==> flow/design.v <==
`timescale 1ns / 1ps
module alu_top (
    input  logic        clk,
    input  logic [31:0] op1,
    input  logic [31:0] op2,
    input  logic [3:0]  alu_ctrl,
    output logic [31:0] alu_result,
    output logic        zero
    );
logic [31:0] op1_q;
logic [31:0] op2_q;
logic [3:0]  alu_ctrl_q;
logic [31:0] result_d;
logic        zero_d;
always_ff @(posedge clk)
begin
    op1_q      <= op1;
    op2_q      <= op2;
    alu_ctrl_q <= alu_ctrl;
    alu_result <= result_d;
    zero       <= zero_d;
end
alu computation (
    .op1(op1_q),
    .op2(op2_q),
    .alu_ctrl(alu_ctrl_q),
    .alu_result(result_d),
    .zero(zero_d)
    );
endmodule

`timescale 1ns / 1ps
module alu (
    input logic [31:0] op1,
    input logic [31:0] op2,
    input logic [3:0] alu_ctrl,
    output logic [31:0] alu_result,
    output logic zero
    );
logic [31:0]add_result;
logic [31:0]sub_result;
logic [31:0]and_result;
logic [31:0]or_result;
logic [31:0]xor_result;
logic [31:0]sll_result;
logic [31:0]srl_result;
logic [31:0]sra_result;
logic [31:0]slt_result;
logic [31:0]sltu_result;
assign add_result = op1 + op2 ;
assign sub_result = op1 - op2 ;
assign or_result  = op1 | op2 ; 
assign and_result = op1 & op2 ;
assign xor_result  = op1 ^ op2 ;
assign sll_result  = op1 << op2 ;
assign srl_result  = op1 >> op2 ;
assign sra_result  = $signed(op1) >>> op2 ;
assign slt_result  = ($signed(op1) < $signed(op2)) ? 1 : 0 ;
assign sltu_result  = (op1 < op2) ? 1 : 0 ;
always@(*)
begin
    case(alu_ctrl)
       4'b0000: alu_result = add_result ;
       4'b1000: alu_result = sub_result ;
       4'b0001: alu_result = sll_result ;
       4'b0010: alu_result = slt_result ;
       4'b0011: alu_result = sltu_result ;
       4'b0100: alu_result = xor_result ;
       4'b0101: alu_result = srl_result ;
       4'b1101: alu_result = sra_result ;
       4'b0110: alu_result = or_result ;
       4'b0111: alu_result = and_result ;
       default: alu_result = 32'b0 ;
    endcase
end
assign zero = (alu_result == 0)? 1 : 0 ;    
endmodule
# Step by step through the tools: alu_top
# Tool output for the design above before and after an edit, in the order of the flow.
# Lines under "before" count in the file above, lines under "after" in the edited file.
# "delta" is "after" less "before", of the values as shown; "rel_change_pct" is that difference over "before", in percent.
# Library cell names are shortened.
# Not given: --
# design
design	alu_top
clk_port	clk
library	sky130hd
corner	tt_025C_1v80

# Edit of the RTL
# Unified diff, file above to edited file.
# This change comes from a script, not from a designer. The edited design behaves differently; no optimisation was intended.
# begin of diff
@@ -29,5 +29,4 @@
     );
 endmodule
-
 `timescale 1ns / 1ps
 module alu (
@@ -68,5 +67,4 @@
        4'b0100: alu_result = xor_result ;
        4'b0101: alu_result = srl_result ;
-       4'b1101: alu_result = sra_result ;
        4'b0110: alu_result = or_result ;
        4'b0111: alu_result = and_result ;
# end of diff

# After elaboration
# Counts by Yosys on the flattened word-level netlist (proc, flatten, opt, wreduce; memories kept). Register bits leave out memories and registers merged into their read ports (data or address); mux counts leave out enables and synchronous resets folded into registers. Print and check cells are left out.
# word_totals
element	before	after	delta	rel_change_pct
regBits	101	101	0	0.00
input_bits	69	69	0	0.00
output_inout_bits	33	33	0	0.00
word_cells	30	28	-2	-6.67
# classes
element	before	after	delta	rel_change_pct
addsub	2	2	0	0.00
cmp	2	2	0	0.00
eq_ne	9	8	-1	-11.11
shift	3	2	-1	-33.33
muxes	4	4	0	0.00
n_logic	3	3	0	0.00
reduce_logical	2	2	0	0.00
# ops
op	before	after	delta	rel_change_pct
4-bit == test with constant B	2	1	-1	-50.00
32-bit case mux with 10-bit select	1	0	-1	-100.00
32-bit by 32-bit >>> shifter with 32-bit output	1	0	-1	-100.00
32-bit case mux with 9-bit select	0	1	1	--
# Operator kinds equal on both sides are left out: 14.

# Logic depth
# Longest topological path by Yosys (ltp), each cell counted once; first at word level (registers and memories cut), then after technology mapping (sequential cells cut; the memories' decode and read muxes count).
# logic_depth
element	before	after	delta	rel_change_pct
depth_word	5	5	0	0.00
abc_area	0	0	--	--
mapped_depth	19	17	-2	-10.53
mapped_depth_nobuf	15	14	-1	-6.67

# After synthesis
# Yosys stat after the flow's synthesis: flattened, memories mapped to cells. It holds for the ABC_AREA given above (unset counts as 0); a run with the other value may have another netlist.
# mapped
element	before	after	delta	rel_change_pct
mapped_cells	1631	1441	-190	-11.65
yosys_area_mm2	0.0122993	0.010943	-0.0013563	-11.03
seq_area_mm2	0.0020219	0.0020219	0.0000000	0.00
ff_cells	101	101	0	0.00
buffers	135	96	-39	-28.89
# by_type
cell	before	after	delta	rel_change_pct
a21oi_1	133	97	-36	-27.07
clkbuf_1	95	67	-28	-29.47
a211oi_1	55	30	-25	-45.45
mux4_2	42	17	-25	-59.52
nor2_1	157	138	-19	-12.10
a22oi_1	5	23	18	360.00
o22ai_1	34	19	-15	-44.12
mux2i_1	50	64	14	28.00
buf_1	21	7	-14	-66.67
nor4_1	19	30	11	57.89
a221oi_1	9	20	11	122.22
o21ai_0	93	83	-10	-10.75
nand2_1	124	115	-9	-7.26
nor3_1	50	41	-9	-18.00
and2_1	15	7	-8	-53.33
nand3_1	32	25	-7	-21.88
a21o_1	11	18	7	63.64
mux2_1	7	0	-7	-100.00
# Cell types equal on both sides are left out: 13.
# The list need not be complete.
# By module: a second synthesis without flattening, with its own total; a netlist apart from the flattened one above.
# unflattened
element	before	after	delta	rel_change_pct
hier_cells	1704	1485	-219	-12.85
hier_area_mm2	0.0128448	0.0113997	-0.0014451	-11.25
# Each row is one instance without its submodules.
# modules_before
module	n_inst	n_cells	mod_area_mm2	mod_seq_area_mm2
alu	1	1603	0.0108229	0
alu_top	1	101	0.0020219	0.0020219
# modules_after
module	n_inst	n_cells	mod_area_mm2	mod_seq_area_mm2
alu	1	1384	0.0093777	0
alu_top	1	101	0.0020219	0.0020219

# Timing after synthesis
# OpenSTA on the mapped netlist: ideal clock, no wires. The path of least setup slack (recovery checks aside). Input and output delay are each 20% of the period. Register names are those of the netlist, which keeps one name where synthesis merged equal registers.
# synth_path
element	before	after	delta	rel_change_pct
path_kind	register to register	register to register	--	--
start	register op2_q[1]	register op2_q[1]	--	--
end	register zero	register zero	--	--
period_ns	7.0	7.0	0.0	0.00
setup_ns	0.073	0.088	0.015	--
t_first_pin_ns	0.000	0.000	0.000	--
t_arrival_ns	5.335	4.702	-0.633	-11.87
required_time_ns	6.927	6.912	-0.015	-0.22
slack_ns	1.592	2.210	0.618	--
delay_ns	5.408	4.790	-0.618	-11.43
stages	18	18	0	0.00
n_path_buf	3	4	1	33.33
period_less_setup_slack_ns	5.408	4.79	-0.618	-11.43
# "delay_ns" = arrival - input delay + setup time.
# "stages": output pins that drive a net of the path, with the launching flip-flop's if there is one; two outputs of one cell count as two.
# "period_less_setup_slack_ns" is the clock period less the worst setup slack; recovery checks do not enter. This is arithmetic on one report: input and output delays are still those of the set period (20% each).
# The rows between start and end are the longest chain of elaborated cells between them; the timing report does not say that the signal goes this way. Where chains are equally long, one stands for them.
# Each line given opens the expression or statement behind the cell; cells for indexed reads and writes are added by Yosys, which also makes memories of some case tables.
# synth_between_before
path_cell_list	dfxtp_1 -> buf_4 -> inv_2 -> clkbuf_1 -> clkbuf_1 -> ha_1 -> a211oi_1 -> o21ai_0 -> nand3_1 -> o311ai_0 -> a311oi_1 -> or4b_4 -> or4_1 -> or3_1 -> or4_1 -> or4_1 -> or4b_1 -> nor3_2
cone_cells	15
lines_between	12
classes_between	add/sub (2); compare (2); shift (3); mux (4); logic (3); reduce/logical (1)
# synth_lines_before
element	line	text
start, declared	11	logic [31:0] op2_q;
start, assigned	18	op2_q      <= op2;
end, assigned	21	zero       <= zero_d;
end, declared	8	output logic        zero
# before: No chain of elaborated cells between the ends is given.
# Some nets on the timed path still bear RTL names; the line given drives or declares the net.
# synth_named_nets_before
net	line	text
computation.alu_result[5]	62	case(alu_ctrl)
# synth_between_after
path_cell_list	dfxtp_1 -> buf_2 -> inv_1 -> buf_2 -> clkbuf_1 -> buf_1 -> ha_1 -> a211oi_1 -> nor2_1 -> a31oi_1 -> a2111o_1 -> a311oi_1 -> or4_1 -> or4_1 -> or4_1 -> nor4_1 -> nand4b_1 -> nor4_2
elab_chain_cells	5
cone_cells	14
lines_between	11
classes_between	add/sub (2); compare (2); shift (2); mux (4); logic (3); reduce/logical (1)
# synth_lines_after
element	line	text
start, declared	11	logic [31:0] op2_q;
start, assigned	18	op2_q      <= op2;
32-bit < comparator	58	assign sltu_result  = (op1 < op2) ? 1 : 0 ;
1-bit 2-to-1 mux	58
32-bit case mux with 9-bit select	61	case(alu_ctrl)
32-bit zero test	74	assign zero = (alu_result == 0)? 1 : 0 ;
1-bit 2-to-1 mux	74
end, assigned	21	zero       <= zero_d;
end, declared	8	output logic        zero

# Worst path after layout
# From the final timing report of each run of pair 1: the path of least setup slack in the routed layout; clock arrival at registers is part of the times.
# layout_path
element	before	after	delta	rel_change_pct
path_kind	register to register	register to register	--	--
start	register op2_q[2]	register op2_q[4]	--	--
end	register zero	register zero	--	--
period_ns	6.09	6.09	0.00	0.00
setup_ns	0.07	0.08	0.01	--
t_first_pin_ns	0.39	0.37	-0.02	-5.13
t_arrival_ns	6.04	5.84	-0.20	-3.31
required_time_ns	6.40	6.39	-0.01	-0.16
slack_ns	0.36	0.55	0.19	--
stages	14	14	0	0.00
n_path_buf	2	0	-2	-100.00
# The rows between start and end are the longest chain of elaborated cells between them; the timing report does not say that the signal goes this way. Where chains are equally long, one stands for them.
# layout_between_before
path_cell_list	dfxtp_4 -> buf_4 -> mux2i_1 -> o21ai_0 -> o2bb2ai_1 -> a32oi_1 -> a211oi_1 -> a2111oi_0 -> buf_4 -> nand3_1 -> or4_1 -> or4_1 -> or4b_1 -> nor3_2
cone_cells	15
lines_between	12
classes_between	add/sub (2); compare (2); shift (3); mux (4); logic (3); reduce/logical (1)
# layout_lines_before
element	line	text
start, declared	11	logic [31:0] op2_q;
start, assigned	18	op2_q      <= op2;
end, assigned	21	zero       <= zero_d;
end, declared	8	output logic        zero
# before: No chain of elaborated cells between the ends is given.
# Some nets on the timed path still bear RTL names; the line given drives or declares the net.
# layout_named_nets_before
net	line	text
computation.alu_result[20]	62	case(alu_ctrl)
# layout_between_after
path_cell_list	dfxtp_1 -> clkinv_1 -> ha_1 -> nor2_1 -> a211oi_1 -> or2_2 -> o221ai_1 -> or4_1 -> or4_1 -> or4_1 -> or4_1 -> nor4_1 -> nand4b_1 -> nor4_2
elab_chain_cells	5
cone_cells	14
lines_between	11
classes_between	add/sub (2); compare (2); shift (2); mux (4); logic (3); reduce/logical (1)
# layout_lines_after
element	line	text
start, declared	11	logic [31:0] op2_q;
start, assigned	18	op2_q      <= op2;
32-bit < comparator	58	assign sltu_result  = (op1 < op2) ? 1 : 0 ;
1-bit 2-to-1 mux	58
32-bit case mux with 9-bit select	61	case(alu_ctrl)
32-bit zero test	74	assign zero = (alu_result == 0)? 1 : 0 ;
1-bit 2-to-1 mux	74
end, assigned	21	zero       <= zero_d;
end, declared	8	output logic        zero

# Flow runs
# Both versions went through the flow (Yosys, OpenROAD) with the same settings in each pair. Constraints: input delay and output delay 20% of the set period each, output load 0.01 pF.
# flow_settings_pair_1
CORE_UTILIZATION	40
PLACE_DENSITY	0.6
period_ns	6.09
CAP_MARGIN	20
CORE_MARGIN	2
SLEW_MARGIN	20
# measured_pair_1
element	before	after	delta	rel_change_pct
post_synth_area_mm2	0.0122993	0.010943	-0.0013563	-11.03
design.die.area_mm2	0.0321664	0.0286964	-0.0034700	-10.79
cell_area_final_mm2	0.0143212	0.0125833	-0.0017379	-12.14
worst_setup_slack_ns	0.358	0.549	0.191	--
timing.hold.ws_ns	0.814	0.906	0.092	--
period_less_ws_ns	5.732	5.541	-0.191	-3.33
# flow_settings_pair_2
ABC_AREA	1
CORE_MARGIN	4
CORE_UTILIZATION	39
CTS_CLUSTER_DIAMETER	202
CTS_CLUSTER_SIZE	72
SLEW_MARGIN	20
TNS_END_PERCENT	50
period_ns	9.53
CAP_MARGIN	20
# measured_pair_2
element	before	after	delta	rel_change_pct
post_synth_area_mm2	0.0124594	0.0112683	-0.0011911	-9.56
design.die.area_mm2	0.0348718	0.0316769	-0.0031949	-9.16
cell_area_final_mm2	0.0139997	0.0126784	-0.0013213	-9.44
worst_setup_slack_ns	5.237	5.421	0.184	--
timing.hold.ws_ns	0.737	0.786	0.049	--
period_less_ws_ns	4.293	4.109	-0.184	-4.29
# "period_less_ws_ns" is the run's clock period less its worst setup slack. It is reckoned from that one timing run; input and output delays stay at 20% of the period that was set.
